==> flow/design.v <==
`timescale 1ns/1ps
module ram_single_port(
    input clk,
    input write_en,
    input reset,
    input [6:0] addr,
    input [7:0] data_in,
    output reg [7:0] data_out    
);
integer i;
reg [7:0] memory [63:0];
reg [7:0] temp;
reg [7:0] op_buff;
always@(posedge clk) 
begin
    if (reset == 1'b1)
    begin
        for (i=0;i<64;i=i+1) 
            memory[i] <= 8'h00;
        temp<=8'h00;
    end
    else
    begin
        if (write_en == 1)
        begin
            temp <= data_in;
            memory[addr[5:0]] <= data_in;
        end
        else
        begin
            temp <= memory[addr[5:0]];
            data_out <= memory[addr[5:0]];
        end
    end  
end
endmodule
# Step by step through the tools: ram_single_port
# Tool output for the design above before and after an edit, in the order of the flow.
# "orig" refers to lines of the RTL above, "edited" to lines of the edited file.
# "delta" is "edited" less "orig", of the values as shown; "change_rel_pct" is that difference over "orig", in percent.
# Operators carry their Yosys type and port widths (W data, S select, Z words).
# Library cell names are shortened.
# The mark - stands for no value.
# design
top_module,ram_single_port
clk_port,clk
library,sky130hd
corner,tt_025C_1v80

# Edit of the RTL
# Unified diff, file above to edited file.
# A script made this edit; it was not meant as an optimisation.
# begin of diff
@@ -9,5 +9,5 @@
 );
 integer i;
-reg [7:0] memory [63:0];
+reg [9:0] memory [63:0];
 reg [7:0] temp;
 reg [7:0] op_buff;
# end of diff

# Word level
# Yosys after proc, flatten, opt, wreduce and memory -nomap, before mapping. Enables and synchronous resets that opt folds into registers are not counted as muxes. Memory bits, and registers merged into a memory's read port (data or address), are not among the register bits. Print and check cells are not counted. Equal cells are merged and count once.
# Memory sizes are those after Yosys's memory passes, which may raise the word count (mostly to a power of two), join words into wider ones and drop unused or constant bits.
# word_totals
element,orig,edited,delta,change_rel_pct
regBits,0,0,0,-
ramBits,512,640,128,25.00
n_memories,1,1,0,0.00
inputBits,18,18,0,0.00
out_inout_bits,8,8,0,0.00
wordCells,11,11,0,0.00
# classes
element,orig,edited,delta,change_rel_pct
mux,7,7,0,0.00
n_logic,2,2,0,0.00
reduce_and_logical,1,1,0,0.00
# op_table
op,orig,edited,delta,change_rel_pct
$mux W8,2,0,-2,-100.00
$mux W10,0,2,2,-
# Operator kinds equal on both sides are left out: 4.

# Longest topological paths
# Yosys ltp: most cells in a row. Word level: on the elaborated netlist, between registers, memories and ports. Mapped: between sequential cells and ports; inverters and the memories' decode and read muxes count.
# depth
element,orig,edited,delta,change_rel_pct
depth_word,2,2,0,0.00
abc_area,0,0,-,-
ltp_mapped,9,11,2,22.22
depth_no_buf,5,6,1,20.00

# Mapped cells and area
# The flow's flattened synthesis, as Yosys stat reports it; memories are mapped. The netlist is that of the ABC_AREA named above (0 if unset); the other value can give another one.
# types
cell_type,orig,edited,delta,change_rel_pct
nor2_4,0,32,32,-
o21ai_0,15,42,27,180.00
mux2i_1,44,62,18,40.91
a22o_1,11,26,15,136.36
a21oi_1,25,39,14,56.00
mux2_2,26,13,-13,-50.00
nand3_1,16,4,-12,-75.00
buf_2,47,36,-11,-23.40
o221ai_1,18,8,-10,-55.56
nand3b_1,14,4,-10,-71.43
nor3b_1,10,0,-10,-100.00
a211oi_1,7,17,10,142.86
nor2_1,74,65,-9,-12.16
and3_1,11,2,-9,-81.82
nand2b_1,13,5,-8,-61.54
mux4_2,21,14,-7,-33.33
a221o_1,16,9,-7,-43.75
or3b_2,9,2,-7,-77.78
# Cell types equal on both sides are left out: 4.
# Not every row of either side is listed.
# synth_totals
element,orig,edited,delta,change_rel_pct
cells,1831,1831,0,0.00
mapped_area_um2,24319.6,24383.4,63.8,0.26
sequential_area_um2,15615.0,15615.0,0.0,0.00
flip_flops,520,520,0,0.00

# Path before layout
# Source: OpenSTA report_checks on the synthesized netlist (no wires, ideal clock, input and output delay 20% of the period each), path of least setup slack; recovery checks are left aside. Register names are those of the netlist, which keeps one name where synthesis merged equal registers.
# synth_path
element,orig,edited,delta,change_rel_pct
path_type,input-to-reg,input-to-reg,-,-
start,input port addr[4],input port addr[2],-,-
end,memory memory[12][0],memory memory[2][0],-,-
period_ps,5000,5000,0,0.00
in_delay_ps,1000,1000,0,0.00
setup_time_ps,309,309,0,-
arrival_ps,2602,2596,-6,-0.23
slack_ps,2089,2095,6,-
delay_ps,1911,1905,-6,-0.31
path_stages,7,8,1,14.29
n_path_buf,4,4,0,0.00
period_less_setup_slack_ps,2911,2905,-6,-0.21
# "delay_ps" is the arrival time less input delay plus setup time.
# "path_stages" counts driving pins, that of a launching flip-flop among them; a cell with two outputs on the path counts twice.
# "period_less_setup_slack_ps" = period - worst setup slack (recovery checks aside). The figure is calculated, with input and output delays left at 20% of the set period.
# The rows between start and end are the longest chain of elaborated cells between them; the timing report does not say that the signal goes this way. Where chains are equally long, one stands for them.
# Each line given opens the expression or statement behind the cell; cells for indexed reads and writes are added by Yosys, which also makes memories of some case tables.
# synth_between_orig
cell_sequence,clkbuf_1 > or3b_2 > clkbuf_1 > buf_2 > buf_1 > nor2_1 > or2_2
elab_chain_cells,2
# synth_lines_orig
element,line_no,text
"start, declared",6,"input [6:0] addr,"
$mux W6,24,if (write_en == 1)
$mux W6,16,if (reset == 1'b1)
"end, declared",11,reg [7:0] memory [63:0];
# synth_between_edited
cell_sequence,buf_6 > buf_6 > buf_4 > buf_4 > nor3b_4 > nand2_4 > nor2_4 > or2_2
elab_chain_cells,2
# synth_lines_edited
element,line_no,text
"start, declared",6,"input [6:0] addr,"
$mux W6,24,if (write_en == 1)
$mux W6,16,if (reset == 1'b1)
"end, declared",11,reg [9:0] memory [63:0];

# Path in the finished layout
# From the final timing report of each run of pair 1: the path of least setup slack in the routed layout; clock arrival at registers is part of the times.
# The report prints the path's times to 10 ps; the period is as set.
# layout_path
element,orig,edited,delta,change_rel_pct
path_type,input-to-reg,input-to-reg,-,-
start,input port addr[5],input port addr[4],-,-
end,register data_out[1],register data_out[6],-,-
period_ps,3600,3600,0,0.00
in_delay_ps,720,720,0,0.00
setup_time_ps,260,270,10,-
arrival_ps,3160,3230,70,2.22
slack_ps,770,710,-60,-
path_stages,6,8,2,33.33
n_path_buf,2,2,0,0.00
# layout_between_orig
cell_sequence,clkdlybuf4s50_1 > buf_4 > or3b_2 > o221ai_1 > a221o_1 > or4_1
# layout_lines_orig
element,line_no,text
"start, declared",6,"input [6:0] addr,"
"end, declared",8,output reg [7:0] data_out
# orig: No chain of elaborated cells between the ends is given.
# layout_between_edited
cell_sequence,clkdlybuf4s50_1 > or3b_2 > buf_4 > a221oi_1 > o21ai_0 > o21ai_0 > nor4_1 > o211ai_1
# layout_lines_edited
element,line_no,text
"start, declared",6,"input [6:0] addr,"
"end, declared",8,output reg [7:0] data_out
# edited: No chain of elaborated cells between the ends is given.

# Measured runs
# Both versions went through the flow (Yosys, OpenROAD) with the same settings in each pair. Constraints: input delay and output delay 20% of the set period each, output load 0.01 pF.
# settings_pair_1
CORE_UTILIZATION,45
period_ns,3.6
CAP_MARGIN,20
CORE_MARGIN,2
SLEW_MARGIN,20
# results_pair_1
element,orig,edited,delta,change_rel_pct
synth_chip_area_um2,24319.6,24383.4,63.8,0.26
die_footprint_um2,55918.1,56062.4,144.3,0.26
layout_stdcell_area_um2,27567.7,27321.2,-246.5,-0.89
util_pct,51.4,50.9,-0.5,-
setup_ws_ps,769,711,-58,-
fin_tns_ps,0,0,0,-
hold_worst_slack_ps,726,825,99,-
design_power_uw,13533,13338,-195,-1.44
period_reached_ps,2831,2889,58,2.05
# settings_pair_2
ABC_AREA,0
CORE_MARGIN,5
CORE_UTILIZATION,69
CTS_CLUSTER_DIAMETER,380
PLACE_DENSITY_LB_ADDON,0.06
period_ns,3.2
CAP_MARGIN,20
SLEW_MARGIN,20
# results_pair_2
element,orig,edited,delta,change_rel_pct
synth_chip_area_um2,24319.6,24383.4,63.8,0.26
die_footprint_um2,39101.1,39198.1,97.0,0.25
layout_stdcell_area_um2,27435.1,27121.0,-314.1,-1.14
util_pct,79.0,78.1,-0.9,-
setup_ws_ps,600,408,-192,-
fin_tns_ps,0,0,0,-
hold_worst_slack_ps,764,623,-141,-
design_power_uw,14680,15111,431,2.94
period_reached_ps,2600,2792,192,7.38
# "period_reached_ps" is the run's clock period less its worst setup slack. It is reckoned from that one timing run; input and output delays stay at 20% of the period that was set.
# By "design_power_uw" is meant OpenSTA's value without simulated activity: inputs other than the clock are taken to toggle once in ten clock periods, and the tool carries that through the logic.
